==> flow/design.v <==
module LASER (
    input CLK,
    input RST,
    input [3:0] X,
    input [3:0] Y,
    output reg [3:0] C1X,
    output reg [3:0] C1Y,
    output reg [3:0] C2X,
    output reg [3:0] C2Y,
    output reg DONE
);
    localparam S_IDLE           = 4'd0;
    localparam S_READ           = 4'd1;
    localparam S_INIT_C1        = 4'd2;
    localparam S_CALC_C1        = 4'd3;
    localparam S_UPDATE_C1      = 4'd4;
    localparam S_INIT_C2        = 4'd5;
    localparam S_CALC_C2        = 4'd6;
    localparam S_UPDATE_C2      = 4'd7;
    localparam S_CHECK_CONV     = 4'd8;
    localparam S_DONE           = 4'd9;
    localparam S_WAIT           = 4'd10;
    reg [3:0] state;
    reg [5:0] pixel_count;
    reg [3:0] X_MEM [0:39];
    reg [3:0] Y_MEM [0:39];
    reg [5:0] mark_data;        
    reg [3:0] index_X, index_Y; 
    reg [5:0] current_hit_count;
    reg [5:0] best_hit_count;
    reg [3:0] best_c1x, best_c1y;
    reg [3:0] best_c2x, best_c2y;
    reg [3:0] old_c1x, old_c1y, old_c2x, old_c2y;
    reg p0_scan, p1_scan, p2_scan, p3_scan;    
    reg p0_fix,  p1_fix,  p2_fix,  p3_fix;     
    reg hit0, hit1, hit2, hit3;                
    reg [3:0] fixed_cx, fixed_cy;
    always @(posedge CLK or posedge RST) begin
        if (RST) begin
            state <= S_IDLE;
            pixel_count <= 0;
            DONE <= 0;
            C1X <= 0; C1Y <= 0; C2X <= 0; C2Y <= 0;
            mark_data <= 0;
            index_X <= 0; index_Y <= 0;
            current_hit_count <= 0; best_hit_count <= 0;
            best_c1x <= 0; best_c1y <= 0; best_c2x <= 0; best_c2y <= 0;
        end
        else begin
            case(state)
                S_IDLE: begin
                    DONE <= 0;
                    state <= S_READ;
                    best_c1x <= 0; best_c1y <= 0; best_c2x <= 0; best_c2y <= 0;
                    X_MEM[pixel_count] <= X;
                    Y_MEM[pixel_count] <= Y;
                    pixel_count <= pixel_count + 1;
                end
                S_READ: begin
                    X_MEM[pixel_count] <= X;
                    Y_MEM[pixel_count] <= Y;
                    if (pixel_count >= 39) begin
                        pixel_count <= 0;
                        state <= S_INIT_C1; 
                    end
                    else begin
                        pixel_count <= pixel_count + 1;
                    end
                end
                S_INIT_C1: begin
                    index_X <= 0;
                    index_Y <= 0;
                    best_hit_count <= 0; 
                    old_c1x <= best_c1x; old_c1y <= best_c1y;
                    old_c2x <= best_c2x; old_c2y <= best_c2y;
                    state <= S_CALC_C1;
                    mark_data <= 0;
                    current_hit_count <= 0;
                end
                S_CALC_C1: begin
                    current_hit_count <= current_hit_count + hit0 + hit1 + hit2 + hit3;
                    if (mark_data == 36) begin
                        state <= S_UPDATE_C1;
                        mark_data <= 0;
                    end
                    else begin
                        mark_data <= mark_data + 4;
                    end
                end
                S_UPDATE_C1: begin
                    if (current_hit_count >= best_hit_count) begin
                        best_hit_count <= current_hit_count;
                        best_c1x <= index_X;
                        best_c1y <= index_Y;
                    end
                    current_hit_count <= 0;
                    if (index_X == 15 && index_Y == 15) begin
                        state <= S_INIT_C2;
                    end
                    else begin
                        if (index_X == 15) begin
                            index_X <= 0;
                            index_Y <= index_Y + 1;
                        end else begin
                            index_X <= index_X + 1;
                        end
                        state <= S_CALC_C1; 
                    end
                end
                S_INIT_C2: begin
                    index_X <= 0;
                    index_Y <= 0;
                    best_hit_count <= 0; 
                    state <= S_CALC_C2;
                    mark_data <= 0;
                    current_hit_count <= 0;
                end
                S_CALC_C2: begin
                    current_hit_count <= current_hit_count + hit0 + hit1 + hit2 + hit3;
                    if (mark_data == 36) begin
                        state <= S_UPDATE_C2;
                        mark_data <= 0;
                    end
                    else begin
                        mark_data <= mark_data + 4;
                    end
                end
                S_UPDATE_C2: begin
                    if (current_hit_count >= best_hit_count) begin
                        best_hit_count <= current_hit_count;
                        best_c2x <= index_X;
                        best_c2y <= index_Y;
                    end
                    current_hit_count <= 0;
                    if (index_X == 15 && index_Y == 15) begin
                        state <= S_CHECK_CONV; 
                    end
                    else begin
                        if (index_X == 15) begin
                            index_X <= 0;
                            index_Y <= index_Y + 1;
                        end else begin
                            index_X <= index_X + 1;
                        end
                        state <= S_CALC_C2;
                    end
                end
                S_CHECK_CONV: begin
                    if (old_c1x == best_c1x && old_c1y == best_c1y && 
                        old_c2x == best_c2x && old_c2y == best_c2y) begin
                        state <= S_DONE;
                    end
                    else begin
                        state <= S_INIT_C1;
                    end
                end
                S_DONE: begin
                    C1X <= best_c1x; C1Y <= best_c1y;
                    C2X <= best_c2x; C2Y <= best_c2y;
                    DONE <= 1;
                    state <= S_WAIT;
                end
                S_WAIT: begin
                    DONE <= 0;
                    state <= S_IDLE;
                end
                default: state <= S_IDLE;
            endcase
        end
    end
    function check_hit;
        input [3:0] tx, ty, cx, cy;
        reg [3:0] abs_dx, abs_dy;
        begin
            abs_dx = (tx >= cx) ? (tx - cx) : (cx - tx);
            abs_dy = (ty >= cy) ? (ty - cy) : (cy - ty);
            if ( (abs_dx + abs_dy <= 4) || (abs_dx == 2 && abs_dy == 3) || (abs_dx == 3 && abs_dy == 2) )
                check_hit = 1'b1;
            else
                check_hit = 1'b0;
        end
    endfunction
    always @(*) begin
        if (state == S_CALC_C1) begin
            fixed_cx = best_c2x;
            fixed_cy = best_c2y;
        end
        else begin 
            fixed_cx = best_c1x;
            fixed_cy = best_c1y;
        end
    end
    always @(*) begin
        p0_scan = check_hit(X_MEM[mark_data],   Y_MEM[mark_data],   index_X, index_Y);
        p1_scan = check_hit(X_MEM[mark_data+1], Y_MEM[mark_data+1], index_X, index_Y);
        p2_scan = check_hit(X_MEM[mark_data+2], Y_MEM[mark_data+2], index_X, index_Y);
        p3_scan = check_hit(X_MEM[mark_data+3], Y_MEM[mark_data+3], index_X, index_Y);
        p0_fix = check_hit(X_MEM[mark_data],   Y_MEM[mark_data],   fixed_cx, fixed_cy);
        p1_fix = check_hit(X_MEM[mark_data+1], Y_MEM[mark_data+1], fixed_cx, fixed_cy);
        p2_fix = check_hit(X_MEM[mark_data+2], Y_MEM[mark_data+2], fixed_cx, fixed_cy);
        p3_fix = check_hit(X_MEM[mark_data+3], Y_MEM[mark_data+3], fixed_cx, fixed_cy);
        hit0 = p0_scan || p0_fix;
        hit1 = p1_scan || p1_fix;
        hit2 = p2_scan || p2_fix;
        hit3 = p3_scan || p3_fix;
    end
endmodule
# Step by step through the tools: LASER
# What the tools print for LASER, step after step.
# Lines are those of the file above, counted from 1.
# Cell names lack the library's common part.
# The mark - stands for no value.
# setup
top_module	LASER
clk_port	CLK
lib	sky130hd
pvt_corner	tt_025C_1v80

# Word-level counts
# Yosys after proc, flatten, opt, wreduce and memory -nomap, before mapping. Print and check cells are not counted.
# classes
n_addsub	51
compare	26
eq_ne	291
muxes	221
n_logic	1
n_reduce_logical	106
# op_table
operator	count
4-bit parallel mux with 40-bit select	8
4-bit two-way mux	189
6-bit by 5-bit equality test with 1-bit output (second input constant)	80
6-bit by 4-bit equality test with 1-bit output (second input constant)	40
6-bit equality test (second input constant)	40
4-bit by 2-bit equality test with 1-bit output (second input constant)	34
4-bit subtractor	32
3-bit AND reduction	42
6-bit by 3-bit equality test with 1-bit output (second input constant)	20
2-bit by 1-bit != test with 1-bit output (second input constant)	42
4-bit greater-or-equal comparator	16
6-bit by 2-bit equality test with 1-bit output (second input constant)	10
6-bit parallel mux with 2-bit select	4
4-bit parallel mux with 2-bit select	6
4-bit by 4-bit adder with 5-bit output	8
5-bit by 3-bit <= comparator with 1-bit output (second input constant)	8
4-bit parallel mux with 10-bit select	1
6-bit by 1-bit equality test with 1-bit output (second input constant)	5
6-bit zero test	5
6-bit by 1-bit adder with 6-bit output	4
1-bit logical AND	20
1-bit logical OR	20
4-bit equality test (second input constant)	5
6-bit two-way mux	3
4-bit by 3-bit equality test with 1-bit output (second input constant)	4
4-bit equality test	4
2-bit != test (second input constant)	6
6-bit by 1-bit adder with 6-bit output (second input constant)	2
# Other operator kinds: 16; their cells: 38.
# word_totals
register_bits	405

# Logic depth
# Longest topological path by Yosys (ltp), each cell counted once; first at word level (registers and memories cut), then after technology mapping (sequential cells cut; the memories' decode and read muxes count).
# logic_depth
depth_word	15
ABC_AREA	0
ltp_mapped	33
mapped_depth_nobuf	32

# Netlist
# The flow's flattened synthesis, as Yosys stat reports it; memories are mapped. The netlist is that of the ABC_AREA named above (0 if unset); the other value can give another one.
# The area totals of this step are shown rounded.
# by_type
cell	count
edfxtp_1	336
ha_1	168
dfrtp_1	73
fa_1	43
a22oi_1	70
inv_1	140
mux2i_1	48
nand2_1	116
a221oi_1	49
o21ai_0	79
mux2_2	29
nor2_1	87
xnor2_1	35
a21oi_1	56
and2_1	36
nor2b_1	36
a22o_1	25
a31oi_1	33
# Not listed: further types 52, cells in them 304.
# mapped
cells	1763
mapped_area_mm2	0.02196
seqArea_mm2	0.01194
ff_cells	410
buf_cells	55

# Timing after synthesis
# Path of least setup slack by OpenSTA after synthesis, without wires, with an ideal clock, recovery checks aside; 20% of the period is set as input and as output delay. Where synthesis merged equal registers, the netlist keeps one of their names.
# synth_path
path_type	reg-to-reg
start	register mark_data[2]
end	register current_hit_count[4]
period_ps	6600
setup_time_ps	124
t_first_pin_ps	0
arrival_ps	6069
t_required_ps	6476
slack_ps	407
path_delay_ps	6193
stages	28
n_path_buf	1
synth_period_reached_ps	6193
# "path_delay_ps" is the arrival time less input delay plus setup time.
# "stages": output pins that drive a net of the path, with the launching flip-flop's if there is one; two outputs of one cell count as two.
# "synth_period_reached_ps" = period - worst setup slack (recovery checks aside). The figure is calculated, with input and output delays left at 20% of the set period.
# Between the ends stands the longest chain of elaborated cells between them, by number of cells; it is not shown to be the way that was timed. Of several equally long chains one is given.
# A line is the first line of the expression or statement that the cell stems from. Yosys adds cells for indexed reads and writes and turns some case tables into memories.
# A register here has more assigning lines than the two given.
# synth_between
cell_sequence	dfrtp_1 > inv_1 > ha_1 > nor2b_1 > o41ai_4 > nand2_2 > buf_2 > a31oi_1 > inv_1 > fa_1 > a21boi_0 > o21bai_1 > a21o_1 > mux2_2 > fa_1 > xor2_1 > a21oi_1 > nor4_1 > a21oi_1 > o41ai_1 > a31oi_1 > fa_1 > inv_1 > fa_1 > fa_1 > nand4_1 > xnor2_1 > nor2_1
elab_chain_len	15
cells_between	332
classes_between	47 x add/sub; 24 x compare; 188 x eq/ne; 33 x mux; 40 x reduce/logical
# synth_lines
element	line	rtl
from (decl)	27	reg [5:0] mark_data;
from (assign)	87	mark_data <= mark_data + 4;
from (assign)	125	mark_data <= mark_data + 4;
6-bit equality test	194	p0_scan = check_hit(X_MEM[mark_data],   Y_MEM[mark_data],   index_X, index_Y);
4-bit parallel mux with 40-bit select	194
4-bit subtractor	175	abs_dx = (tx >= cx) ? (tx - cx) : (cx - tx);
4-bit two-way mux	175
4-bit by 4-bit adder with 5-bit output	177	if ( (abs_dx + abs_dy <= 4) || (abs_dx == 2 && abs_dy == 3) || (abs_dx == 3 && abs_dy == 2) )
5-bit by 3-bit <= comparator with 1-bit output	177
1-bit logical OR (2 in a row)	177
1-bit two-way mux	177
1-bit logical OR	202	hit0 = p0_scan || p0_fix;
6-bit by 1-bit adder with 6-bit output (4 in a row)	119	current_hit_count <= current_hit_count + hit0 + hit1 + hit2 + hit3;
6-bit parallel mux with 2-bit select	50	case(state)
to (assign)	81	current_hit_count <= current_hit_count + hit0 + hit1 + hit2 + hit3;
to (assign)	119
to (decl)	29	reg [5:0] current_hit_count;

# Path in the finished layout
# Path of least setup slack in the final report of stored run 1 (OpenROAD, finished layout, wires in). Where an end is a register, its clock arrival counts in the times.
# The report prints the path's times to 10 ps; the period is as set.
# layout_path
path_type	reg-to-reg
start	register mark_data[3]
end	register current_hit_count[4]
period_ps	6600
setup_time_ps	120
t_first_pin_ps	550
arrival_ps	6770
t_required_ps	7030
slack_ps	260
stages	32
n_path_buf	1
# Between the ends stands the longest chain of elaborated cells between them, by number of cells; it is not shown to be the way that was timed. Of several equally long chains one is given.
# A register here has more assigning lines than the two given.
# layout_between
cell_sequence	dfrtp_2 > inv_1 > ha_1 > nor2_1 > o21ai_1 > o41ai_4 > nand2_4 > buf_12 > nor2_1 > a31oi_2 > inv_1 > fa_1 > nand2_1 > a31o_2 > a21o_1 > mux2i_1 > xnor2_1 > inv_1 > ha_1 > a21oi_1 > a31oi_1 > nor4_1 > a21oi_1 > o41ai_1 > a31oi_1 > fa_1 > inv_1 > fa_2 > fa_2 > nand4_1 > xnor2_1 > nor2_1
elab_chain_len	15
cells_between	332
classes_between	47 x add/sub; 24 x compare; 188 x eq/ne; 33 x mux; 40 x reduce/logical
# layout_lines
element	line	rtl
from (decl)	27	reg [5:0] mark_data;
from (assign)	87	mark_data <= mark_data + 4;
from (assign)	125	mark_data <= mark_data + 4;
6-bit equality test	194	p0_scan = check_hit(X_MEM[mark_data],   Y_MEM[mark_data],   index_X, index_Y);
4-bit parallel mux with 40-bit select	194
4-bit subtractor	175	abs_dx = (tx >= cx) ? (tx - cx) : (cx - tx);
4-bit two-way mux	175
4-bit by 4-bit adder with 5-bit output	177	if ( (abs_dx + abs_dy <= 4) || (abs_dx == 2 && abs_dy == 3) || (abs_dx == 3 && abs_dy == 2) )
5-bit by 3-bit <= comparator with 1-bit output	177
1-bit logical OR (2 in a row)	177
1-bit two-way mux	177
1-bit logical OR	202	hit0 = p0_scan || p0_fix;
6-bit by 1-bit adder with 6-bit output (4 in a row)	119	current_hit_count <= current_hit_count + hit0 + hit1 + hit2 + hit3;
6-bit parallel mux with 2-bit select	50	case(state)
to (assign)	81	current_hit_count <= current_hit_count + hit0 + hit1 + hit2 + hit3;
to (assign)	119
to (decl)	29	reg [5:0] current_hit_count;

## Implementation results

Settings and measured results of 4 stored flow runs for module LASER (sky130hd), not sorted in any way. The constraints put input and output delay at 20% of the set period each and load the outputs with 0.01 pF.
By "period_less_ws_ps" is meant the clock period of the run minus its worst setup slack. This is arithmetic on one report: input and output delays are still those of the set period (20% each).
By "timing.worst_path_ps" is meant the share of the clock period that the worst setup path is allowed (20% is reserved at inputs, 20% at outputs), minus its slack. Clock arrival times at its registers enter into it.
"timing.worst_path_ps" is known to 10 ps.
The results are shown rounded.

Stored run 1, flow files:
==> flow/run.sh <==
#!/bin/bash
# the make line also repeats the synthesis and layout settings of config.mk as NAME=value (left out here)
make -C /OpenROAD-flow-scripts/flow DESIGN_CONFIG=/design/flow/config.mk WORK_HOME=/design/flow/orfs CLKGATE_MAP_FILE= finish
==> flow/config.mk <==
export PLATFORM = sky130hd
export DESIGN_NAME = LASER
export DESIGN_NICKNAME = LASER
export VERILOG_FILES = /design/flow/design.v
export SDC_FILE = /design/flow/constraint.sdc
export NUM_CORES = 4
export LEC_CHECK = 0
export CAP_MARGIN = 20
export CORE_MARGIN = 2
export CORE_UTILIZATION = 40
export SLEW_MARGIN = 20
==> flow/constraint.sdc <==
create_clock -name core_clock -period 6.6 [get_ports {CLK}]
set_input_delay 1.3200 -clock core_clock [delete_from_list [all_inputs] [get_ports {CLK}]]
set_output_delay 1.3200 -clock core_clock [all_outputs]
set_load 0.01 [all_outputs]

==> results of stored run 1, as CSV <==
result,value
timing.worst_path_ps,6340
timing.worst_path_kind,"reg-to-reg"
setup_worst_slack_ps,260
synth_area_mm2,0.02196
die_footprint_mm2,0.0568
post_route_stdcell_area_mm2,0.02548
period_less_ws_ps,6340
ws_hold_ps,396

Stored run 2, flow files:
==> flow/run.sh <==
#!/bin/bash
# the make line also repeats the synthesis and layout settings of config.mk as NAME=value (left out here)
make -C /OpenROAD-flow-scripts/flow DESIGN_CONFIG=/design/flow/config.mk WORK_HOME=/design/flow/orfs CLKGATE_MAP_FILE= finish
==> flow/config.mk <==
export PLATFORM = sky130hd
export DESIGN_NAME = LASER
export DESIGN_NICKNAME = LASER
export VERILOG_FILES = /design/flow/design.v
export SDC_FILE = /design/flow/constraint.sdc
export NUM_CORES = 4
export LEC_CHECK = 0
export ABC_AREA = 1
export CAP_MARGIN = 20
export CELL_PAD_IN_SITES_GLOBAL_PLACEMENT = 1
export CORE_MARGIN = 2
export CORE_UTILIZATION = 20
export CTS_CLUSTER_DIAMETER = 184
export MIN_ROUTING_LAYER = met1
export PLACE_DENSITY_LB_ADDON = 0.08
export SETUP_SLACK_MARGIN = -0.14
export SLEW_MARGIN = 10
==> flow/constraint.sdc <==
create_clock -name core_clock -period 4.08 [get_ports {CLK}]
set_input_delay 0.8160 -clock core_clock [delete_from_list [all_inputs] [get_ports {CLK}]]
set_output_delay 0.8160 -clock core_clock [all_outputs]
set_load 0.01 [all_outputs]

==> results of stored run 2, as CSV <==
result,value
period_less_ws_ps,5717
post_route_stdcell_area_mm2,0.03118
setup_worst_slack_ps,-1637
timing.worst_path_ps,5720
timing.worst_path_kind,"reg-to-reg"
die_footprint_mm2,0.1162
synth_area_mm2,0.02269
ws_hold_ps,400

Stored run 3, flow files:
==> flow/run.sh <==
#!/bin/bash
# the make line also repeats the synthesis and layout settings of config.mk as NAME=value (left out here)
make -C /OpenROAD-flow-scripts/flow DESIGN_CONFIG=/design/flow/config.mk WORK_HOME=/design/flow/orfs CLKGATE_MAP_FILE= finish
==> flow/config.mk <==
export PLATFORM = sky130hd
export DESIGN_NAME = LASER
export DESIGN_NICKNAME = LASER
export VERILOG_FILES = /design/flow/design.v
export SDC_FILE = /design/flow/constraint.sdc
export NUM_CORES = 4
export LEC_CHECK = 0
export ABC_AREA = 1
export CAP_MARGIN = 20
export CORE_MARGIN = 2
export CORE_UTILIZATION = 17
export GPL_TIMING_DRIVEN = 0
export MIN_ROUTING_LAYER = met2
export PLACE_DENSITY = 0.58
export SETUP_SLACK_MARGIN = 0.18
export SLEW_MARGIN = 20
==> flow/constraint.sdc <==
create_clock -name core_clock -period 3.99 [get_ports {CLK}]
set_input_delay 0.7980 -clock core_clock [delete_from_list [all_inputs] [get_ports {CLK}]]
set_output_delay 0.7980 -clock core_clock [all_outputs]
set_load 0.01 [all_outputs]

==> results of stored run 3, as CSV <==
result,value
synth_area_mm2,0.02269
post_route_stdcell_area_mm2,0.02872
period_less_ws_ps,6074
die_footprint_mm2,0.1364
ws_hold_ps,382
timing.worst_path_ps,6070
timing.worst_path_kind,"reg-to-reg"
setup_worst_slack_ps,-2084

Stored run 4, flow files:
==> flow/run.sh <==
#!/bin/bash
# the make line also repeats the synthesis and layout settings of config.mk as NAME=value (left out here)
make -C /OpenROAD-flow-scripts/flow DESIGN_CONFIG=/design/flow/config.mk WORK_HOME=/design/flow/orfs CLKGATE_MAP_FILE= finish
==> flow/config.mk <==
export PLATFORM = sky130hd
export DESIGN_NAME = LASER
export DESIGN_NICKNAME = LASER
export VERILOG_FILES = /design/flow/design.v
export SDC_FILE = /design/flow/constraint.sdc
export NUM_CORES = 4
export LEC_CHECK = 0
export ABC_AREA = 1
export CAP_MARGIN = 20
export CELL_PAD_IN_SITES_DETAIL_PLACEMENT = 0
export CELL_PAD_IN_SITES_GLOBAL_PLACEMENT = 3
export CORE_MARGIN = 2
export CORE_UTILIZATION = 53
export CTS_CLUSTER_DIAMETER = 229
export GPL_TIMING_DRIVEN = 0
export SLEW_MARGIN = 20
==> flow/constraint.sdc <==
create_clock -name core_clock -period 9.61 [get_ports {CLK}]
set_input_delay 1.9220 -clock core_clock [delete_from_list [all_inputs] [get_ports {CLK}]]
set_output_delay 1.9220 -clock core_clock [all_outputs]
set_load 0.01 [all_outputs]

Stored run 4: no final report: placement broke off with GPL-0301
